==> flow/design.v <==
module  CONV(
	input				clk,
	input				rst_n,
	input 				mode,
	input       		in_valid,
	output reg			out_valid,
	output 		[13:0] 	AWADDR,
	output		 [7:0] 	AWLEN,
	output 				AWVALID,
	input 				AWREADY,
	output reg  [31:0]	WDATA,
	output 				WVALID,
	input 				WREADY,
	output 		[13:0] 	ARADDR,
	output 		 [7:0] 	ARLEN,
	output 				ARVALID,
	input 				ARREADY,
	input		[31:0] 	RDATA,
	input 				RVALID,
	output reg			RREADY
);
localparam WEIGHT1 	= 20'hABC2E;
localparam WEIGHT2 	= 20'hB52E2;
localparam WEIGHT3 	= 20'hAF5C4;
localparam WEIGHT4 	= 20'hE5518;
localparam WEIGHT5 	= 20'h71650;
localparam WEIGHT6 	= 20'hA938B;
localparam WEIGHT7 	= 20'h5251F;
localparam WEIGHT8 	= 20'h7DFC0;
localparam WEIGHT9 	= 20'hEB885;
localparam BIAS 	= 16'h1310;
localparam IDLE 	= 4'd0;
localparam CONV_K1 	= 4'd1;
localparam CONV_K2 	= 4'd2;
localparam CONV_K3 	= 4'd3;
localparam CONV_K4 	= 4'd4;
localparam CONV_K5 	= 4'd5;
localparam CONV_K6 	= 4'd6;
localparam CONV_K7 	= 4'd7;
localparam CONV_K8 	= 4'd8;
localparam CONV_K9 	= 4'd9;
localparam RELU 	= 4'd10;
localparam MUL 		= 4'd11;
localparam READ 	= 4'd12;
localparam WRITE_L0 = 4'd13;
localparam POOL 	= 4'd14;
localparam WRITE_L1 = 4'd15;
reg  		 [3:0] 	state_r, state_w, state_tmp;
reg  		 [5:0]	cnt_x, cnt_y;
reg					mode_;
wire 			 	is_up, is_down, is_left, is_right;
wire 				skip_mul;
wire 		[11:0] 	P1, P2, P3, P4, P5, P6, P7, P8, P9;
wire 		[15:0]  data_in;
wire 		[19:0] 	weight;
reg  signed	[35:0] 	product;
reg 				mul_fin;
reg  signed [36:0]	conv_result;
wire 		[31:0]	relu_result;
reg 		[31:0] 	max_pool_result;
wire 				update_mp_result;
assign is_up 	= (cnt_y == 6'd0  || (cnt_y == 6'd1  && mode_));
assign is_down 	= (cnt_y == 6'd63 || (cnt_y == 6'd62 && mode_));
assign is_left 	= (cnt_x == 6'd0  || (cnt_x == 6'd1  && mode_));
assign is_right = (cnt_x == 6'd63 || (cnt_x == 6'd62 && mode_));
assign skip_mul   = (state_tmp == CONV_K1 && (is_up || is_left)) 	||
					(state_tmp == CONV_K2 && (is_up))				||
					(state_tmp == CONV_K3 && (is_up || is_right)) 	||
					(state_tmp == CONV_K4 && (is_left))				||
					(state_tmp == CONV_K6 && (is_right)) 			||
					(state_tmp == CONV_K7 && (is_down || is_left)) 	||
					(state_tmp == CONV_K8 && (is_down)) 			||
					(state_tmp == CONV_K9 && (is_down || is_right));
assign P1 = (mode_ == 1'b0) ? {cnt_y, cnt_x} - 7'd65 : {cnt_y, cnt_x} - 8'd130;
assign P2 = (mode_ == 1'b0) ? {cnt_y, cnt_x} - 7'd64 : {cnt_y, cnt_x} - 8'd128;
assign P3 = (mode_ == 1'b0) ? {cnt_y, cnt_x} - 6'd63 : {cnt_y, cnt_x} - 7'd126;
assign P4 = (mode_ == 1'b0) ? {cnt_y, cnt_x} - 1'd1  : {cnt_y, cnt_x} - 2'd2  ;
assign P5 = (mode_ == 1'b0) ? {cnt_y, cnt_x}		 : {cnt_y, cnt_x}         ;
assign P6 = (mode_ == 1'b0) ? {cnt_y, cnt_x} + 1'd1	 : {cnt_y, cnt_x} + 2'd2  ;
assign P7 = (mode_ == 1'b0) ? {cnt_y, cnt_x} + 6'd63 : {cnt_y, cnt_x} + 7'd126;
assign P8 = (mode_ == 1'b0) ? {cnt_y, cnt_x} + 7'd64 : {cnt_y, cnt_x} + 8'd128;
assign P9 = (mode_ == 1'b0) ? {cnt_y, cnt_x} + 7'd65 : {cnt_y, cnt_x} + 8'd130;
assign data_in = RDATA[31:16];
assign weight = (state_tmp == CONV_K1) ? WEIGHT1 :
				(state_tmp == CONV_K2) ? WEIGHT2 :
				(state_tmp == CONV_K3) ? WEIGHT3 :
				(state_tmp == CONV_K4) ? WEIGHT4 :
				(state_tmp == CONV_K5) ? WEIGHT5 :
				(state_tmp == CONV_K6) ? WEIGHT6 :
				(state_tmp == CONV_K7) ? WEIGHT7 :
				(state_tmp == CONV_K8) ? WEIGHT8 :
				(state_tmp == CONV_K9) ? WEIGHT9 : 20'd0;
assign ARADDR = (state_tmp == CONV_K1) ? P1 :
				(state_tmp == CONV_K2) ? P2 :
				(state_tmp == CONV_K3) ? P3 :
				(state_tmp == CONV_K4) ? P4 :
				(state_tmp == CONV_K5) ? P5 :
				(state_tmp == CONV_K6) ? P6 :
				(state_tmp == CONV_K7) ? P7 :
				(state_tmp == CONV_K8) ? P8 :
				(state_tmp == CONV_K9) ? P9 : 14'd0;
assign ARLEN = 8'd0;
assign ARVALID = (state_r == READ) && (~skip_mul) && (state_tmp != RELU);
assign AWADDR = (state_r == POOL) ? {4'b1000, cnt_y[5:1], cnt_x[5:1]} : {1'b1, cnt_y, cnt_x};
assign AWLEN = 8'd0;
assign AWVALID = (state_r == RELU || state_r == POOL);
assign WVALID = (state_r == WRITE_L0 || state_r == WRITE_L1);
assign relu_result = (conv_result[36]) ? 32'd0 : conv_result[31:0];
assign update_mp_result = ((WDATA > max_pool_result) && WVALID);
always @(*) begin
	case(state_r)
		IDLE: 		state_w = (in_valid) ? READ : IDLE;
		READ: 		state_w = (ARREADY && ~skip_mul) ? state_tmp : READ;
		CONV_K1: 	state_w = (skip_mul) ? READ : ((RVALID) ? MUL : CONV_K1); 
		CONV_K2: 	state_w = (skip_mul) ? READ : ((RVALID) ? MUL : CONV_K2);
		CONV_K3: 	state_w = (skip_mul) ? READ : ((RVALID) ? MUL : CONV_K3);
		CONV_K4: 	state_w = (skip_mul) ? READ : ((RVALID) ? MUL : CONV_K4);
		CONV_K5: 	state_w = (skip_mul) ? READ : ((RVALID) ? MUL : CONV_K5);
		CONV_K6: 	state_w = (skip_mul) ? READ : ((RVALID) ? MUL : CONV_K6);
		CONV_K7: 	state_w = (skip_mul) ? READ : ((RVALID) ? MUL : CONV_K7);
		CONV_K8: 	state_w = (skip_mul) ? READ : ((RVALID) ? MUL : CONV_K8);
		CONV_K9: 	state_w = (skip_mul) ? RELU : ((RVALID) ? MUL : CONV_K9);
		MUL: 		state_w = (state_tmp == CONV_K9) ? RELU : READ;
		RELU: 		state_w = (AWREADY) ? WRITE_L0 : RELU;
		WRITE_L0: 	state_w = (WREADY) ? ((cnt_x[0] && cnt_y[0]) ? POOL : READ) : WRITE_L0;
		POOL: 		state_w = (AWREADY) ? WRITE_L1 : POOL;
		WRITE_L1: 	state_w = (WREADY) ? ((cnt_x[5:1] == 5'd31 && cnt_y[5:1] == 5'd31) ? IDLE : READ) : WRITE_L1;
	endcase
end
always @(posedge clk or negedge rst_n) begin
	if (!rst_n)	state_r <= IDLE;
	else 		state_r <= state_w;
end
always @(posedge clk or negedge rst_n) begin
	if (!rst_n)								state_tmp <= CONV_K1;
	else if (state_r == RELU)				state_tmp <= CONV_K1;
	else if (state_r == MUL) 				state_tmp <= state_tmp + 4'd1;
	else if (state_r == READ && skip_mul) 	state_tmp <= state_tmp + 4'd1;
end
always @(posedge clk or negedge rst_n) begin
	if (!rst_n)	begin
		cnt_x <= 6'd0;
		cnt_y <= 6'd0;
	end
	else if (state_r == WRITE_L0 && WREADY) begin
		cnt_x <= {cnt_x[5:1], cnt_x[0] + 1'd1};
		cnt_y <= (cnt_x[0]) ? {cnt_y[5:1], cnt_y[0] + 1'd1} : cnt_y;
	end
	else if (state_r == WRITE_L1 && WREADY) begin
		cnt_x <= {cnt_x[5:1] + 5'd1, cnt_x[0]};
		cnt_y <= (cnt_x[5:1] == 5'd31) ? {cnt_y[5:1] + 1'd1, cnt_y[0]} : cnt_y;
	end
end
always @(posedge clk or negedge rst_n) begin
	if (!rst_n)			RREADY <= 1'b0;
	else if (ARVALID)	RREADY <= 1'b1;
	else if (RVALID) 	RREADY <= 1'b0;
end
always @(posedge clk or negedge rst_n) begin
	if (!rst_n)					product <= 36'd0;
	else if (state_w == MUL)	product <= $signed(data_in) * $signed(weight);
end
always @(posedge clk or negedge rst_n) begin
	if (!rst_n)					mul_fin <= 1'b0;
	else if (state_w == MUL) 	mul_fin <= 1'b1;
	else 						mul_fin <= 1'b0;
end
always @(posedge clk or negedge rst_n) begin
	if (!rst_n)					conv_result <= BIAS;
	else if (WVALID && WREADY) 	conv_result <= BIAS;
	else if (mul_fin) 			conv_result <= conv_result + product;
end
always @(posedge clk or negedge rst_n) begin
	if (!rst_n)								max_pool_result <= 32'd0;
	else if (state_r == WRITE_L1 && WREADY) max_pool_result <= 32'd0;
	else if (update_mp_result) 				max_pool_result <= WDATA;
end
always @(posedge clk or negedge rst_n) begin
	if (!rst_n)						WDATA <= 32'd0;
	else if (state_w == WRITE_L0)	WDATA <= relu_result;
	else if (state_w == WRITE_L1)	WDATA <= max_pool_result;
	else 							WDATA <= WDATA;
end
always @(posedge clk or negedge rst_n) begin
	if (!rst_n)							out_valid <= 1'b0;
	else if (WREADY && state_w == IDLE) out_valid <= 1'b1;
	else 								out_valid <= 1'b0;
end
always @(posedge clk or negedge rst_n) begin
	if (!rst_n)			mode_ <= 1'b0;
	else if (in_valid) 	mode_ <= mode;
	else 				mode_ <= mode_;
end
endmodule
# From RTL to reports: CONV
# What the tools print for CONV, step after step.
# Line numbers count from 1 in the design file above.
# Library cell names are shortened.
# The mark -- stands for no value.
# inputs
top,CONV
clock,clk
library,sky130hd
corner,tt_025C_1v80

# Word-level counts
# Source: Yosys, flattened and elaborated, memories not mapped. Widths are those after wreduce. Registers that Yosys merges into a memory's read port (data or address) are not register bits. Print and check cells do not count. Equal cells are merged and count once.
# bits
reg_bits,161
latchBits,0
ram_bits,0
romBits,0
clocked_rd_ports_x_width,0
memories,0
in_bits,40
out_inout_bits,81
word_cells,202
# classes
add_sub_neg,22
mul,1
n_div,0
n_cmp,1
equal,36
n_shift,0
muxes,74
logic,2
reduce_logical,52
# ops
operator,n
multiplier 16 x 20 -> 36 bit,1
two-way mux 12 bit,17
two-way mux 20 bit,9
two-way mux 32 bit,5
two-way mux 4 bit,21
two-way mux 37 bit,2
parallel mux 4 bit (select 16 bit),1
== test 4 bit (second input constant),13
adder 37 x 36 -> 37 bit,1
adder 12 x 7 -> 12 bit (second input constant),3
subtractor 12 x 7 -> 12 bit (second input constant),3
greater-than comparator 32 bit,1
== test 4 x 3 -> 1 bit (second input constant),8
adder 12 x 8 -> 12 bit (second input constant),2
subtractor 12 x 8 -> 12 bit (second input constant),2
== test 6 bit (second input constant),4
logical AND 1 bit,23
two-way mux 6 bit,3
logical OR 1 bit,17
== test 4 x 2 -> 1 bit (second input constant),4
two-way mux 14 bit,1
adder 12 x 1 -> 12 bit (second input constant),1
subtractor 12 x 1 -> 12 bit (second input constant),1
adder 12 x 2 -> 12 bit (second input constant),1
subtractor 12 x 2 -> 12 bit (second input constant),1
adder 12 x 6 -> 12 bit (second input constant),1
subtractor 12 x 6 -> 12 bit (second input constant),1
== test 6 x 1 -> 1 bit (second input constant),2
# Other operator kinds: 16; their cells: 39.

# Logic depth
# Depth = most cells in a row (Yosys ltp): at word level without a register or memory, in the mapped netlist without a sequential cell, where the memories' decode and read muxes count.
# logic_depth
depth_word,19
abc_area,0
mapped_depth,33
mapped_depth_nobuf,31

# Netlist
# Source: synth_stat.txt of the flow (Yosys; design flattened, memories mapped). It holds for the ABC_AREA given above (unset counts as 0); a run with the other value may have another netlist.
# The area totals of this step are shown rounded.
# types
cell_type,n,area_total_um2
fa_1,319,6.39E+03
dfrtp_1,156,3.9E+03
ha_1,179,2.24E+03
inv_1,474,1.78E+03
a21oi_1,227,1136.09
nand2_1,295,1.11E+03
and2_1,149,932.144
o21ai_0,172,860.826
nor2_1,157,589.315
xnor2_1,65,569.296
clkbuf_1,100,375.36
nand3_1,65,325.312
xor2_1,33,289.027
a21o_1,35,262.752
nor3b_1,32,240.23
mux2i_1,22,220.211
buf_4,25,187.68
nor3_1,31,155.149
# Other cell types: 62; their cells: 346.
# synth_totals
stdcells,2882
area_mm2,0.0242
flip_flops,161
buffers,161

# Timing after synthesis
# Path of least setup slack by OpenSTA after synthesis, without wires, with an ideal clock, recovery checks aside; 20% of the period is set as input and as output delay. Where synthesis merged equal registers, the netlist keeps one of their names.
# synth_path
path_kind,reg-to-reg
start,reg state_tmp[0]
end,reg (name not given)
tclk_ps,8000
setup_time_ps,83
launch_ps,0
arrival_ps,7715
path_slack_ps,203
path_delay_ps,7798
path_stages,27
period_less_setup_slack_ps,7797
# "path_delay_ps" = arrival - input delay + setup time.
# "path_stages": output pins that drive a net of the path, with the launching flip-flop's if there is one; two outputs of one cell count as two.
# "period_less_setup_slack_ps" is the clock period less the worst setup slack; recovery checks do not enter. This is arithmetic on one report: input and output delays are still those of the set period (20% each).
# The rows between start and end are the longest chain of elaborated cells between them; the timing report does not say that the signal goes this way. Where chains are equally long, one stands for them.
# Each line given opens the expression or statement behind the cell; cells for indexed reads and writes are added by Yosys, which also makes memories of some case tables.
# A register here has more assigning lines than the two given.
# synth_via
path_cell_list,dfstp_2 > ha_1 > clkbuf_1 > clkbuf_1 > nand2b_1 > a222oi_1 > clkbuf_1 > nand2_1 > fa_1 > inv_1 > fa_1 > fa_1 > fa_1 > fa_1 > inv_1 > fa_1 > inv_1 > ha_1 > a21oi_1 > o21ai_0 > or3_1 > nor3_1 > o21ai_0 > a221oi_1 > a21oi_1 > xnor2_1 > o21ai_0
elab_chain_len,14
# synth_lines
element,line,text
"start, declared",48,"reg [3:0] state_r, state_w, state_tmp;"
"start, assigned",137,else if (state_r == MUL) state_tmp <= state_tmp + 4'd1;
"start, assigned",138,else if (state_r == READ && skip_mul) state_tmp <= state_tmp + 4'd1;
== test 4 x 1 -> 1 bit,66,assign skip_mul = (state_tmp == CONV_K1 && (is_up || is_left)) ||
logical AND 1 bit,66,
logical OR 1 bit x7,66,
inverter 1 bit,113,READ: state_w = (ARREADY && ~skip_mul) ? state_tmp : READ;
logical AND 1 bit,113,
two-way mux 4 bit,113,
parallel mux 4 bit (select 16 bit),111,case(state_r)
== test 4 bit,161,
"end, assigned",160,
"end, assigned",161,
"end, declared",56,

# Worst path after layout
# From the final timing report of run A: the path of least setup slack in the routed layout; clock arrival at registers is part of the times.
# The path's times are printed in steps of 10 ps; the period is the one set.
# layout_path
path_kind,reg-to-reg
start,reg state_tmp[1]
end,reg (name not given)
tclk_ps,8640
setup_time_ps,140
launch_ps,440
arrival_ps,8480
path_slack_ps,470
path_stages,31
# The rows between start and end are the longest chain of elaborated cells between them; the timing report does not say that the signal goes this way. Where chains are equally long, one stands for them.
# A register here has more assigning lines than the two given.
# layout_via
path_cell_list,dfrtp_1 > inv_1 > ha_2 > buf_4 > nand2b_1 > a222oi_1 > buf_4 > and2_1 > inv_1 > fa_1 > buf_4 > buf_4 > fa_1 > inv_1 > fa_1 > fa_1 > fa_1 > inv_1 > fa_1 > inv_1 > ha_1 > a21oi_1 > o21ai_0 > or3_1 > nor3_1 > buf_4 > o21ai_0 > a221oi_2 > buf_4 > xor2_1 > o21ai_0
elab_chain_len,14
# layout_lines
element,line,text
"start, declared",48,"reg [3:0] state_r, state_w, state_tmp;"
"start, assigned",137,else if (state_r == MUL) state_tmp <= state_tmp + 4'd1;
"start, assigned",138,else if (state_r == READ && skip_mul) state_tmp <= state_tmp + 4'd1;
== test 4 x 1 -> 1 bit,66,assign skip_mul = (state_tmp == CONV_K1 && (is_up || is_left)) ||
logical AND 1 bit,66,
logical OR 1 bit x7,66,
inverter 1 bit,113,READ: state_w = (ARREADY && ~skip_mul) ? state_tmp : READ;
logical AND 1 bit,113,
two-way mux 4 bit,113,
parallel mux 4 bit (select 16 bit),111,case(state_r)
== test 4 bit,161,
"end, assigned",160,
"end, assigned",161,
"end, declared",56,

# CONV through Yosys and OpenROAD on sky130hd: 6 stored runs, unordered, with their settings and measured results. The constraints put input and output delay at 20% of the set period each and load the outputs with 0.01 pF.
# "achieved_clock_period_ps": clock period set for the run, less the worst setup slack. It is reckoned from that one timing run; input and output delays stay at 20% of the period that was set.
# Measured values are rounded.
# Settings: -- = not set for that run.
# Among the results, -- means that no value is shown for the run.
item,run A,run B,run C,run D,run E,run F
CAP_MARGIN,15,15,15,20,20,20
CELL_PAD_IN_SITES_GLOBAL_PLACEMENT,1,--,--,--,1,2
CORE_MARGIN,5,2,2,2,2,2
CORE_UTILIZATION,41,26,26,40,71,48
HOLD_SLACK_MARGIN,0.26,0.07,--,--,0.25,--
PLACE_DENSITY_LB_ADDON,0.05,0.27,0.15,--,--,0.1
SLEW_MARGIN,20,20,35,20,25,15
period_ns,8.64,12.4,12.4,7.8,4.31,4.56
ABC_AREA,--,0,1,--,--,1
CELL_PAD_IN_SITES_DETAIL_PLACEMENT,--,2,1,--,2,0
CORE_ASPECT_RATIO,--,0.52,0.52,--,--,0.57
CTS_CLUSTER_DIAMETER,--,99,335,--,--,--
GPL_ROUTABILITY_DRIVEN,--,1,1,--,0,--
MIN_ROUTING_LAYER,--,met2,met1,--,--,met1
SETUP_SLACK_MARGIN,--,0.73,--,0.94,--,1.09
MAX_ROUTING_LAYER,--,--,met4,--,met4,--
CTS_CLUSTER_SIZE,--,--,--,--,28,--
TNS_END_PERCENT,--,--,--,--,100,--
final_hold_ws_ps,492,480,488,489,--,492
achieved_clock_period_ps,8167,10343,10089,7248,--,7093
post_synth_area_mm2,0.0242,0.0242,0.0248,0.0242,--,0.0248
tns_ps,0,0,0,0,--,-68800
fin_ws_ps,473,2060,2310,552,--,-2530
die_area_mm2,0.0639,0.0955,0.0981,0.0624,--,0.0536
util_frac,0.464,0.294,0.294,0.503,--,0.678
# Run E: stopped before the end: placement reported GPL-0301
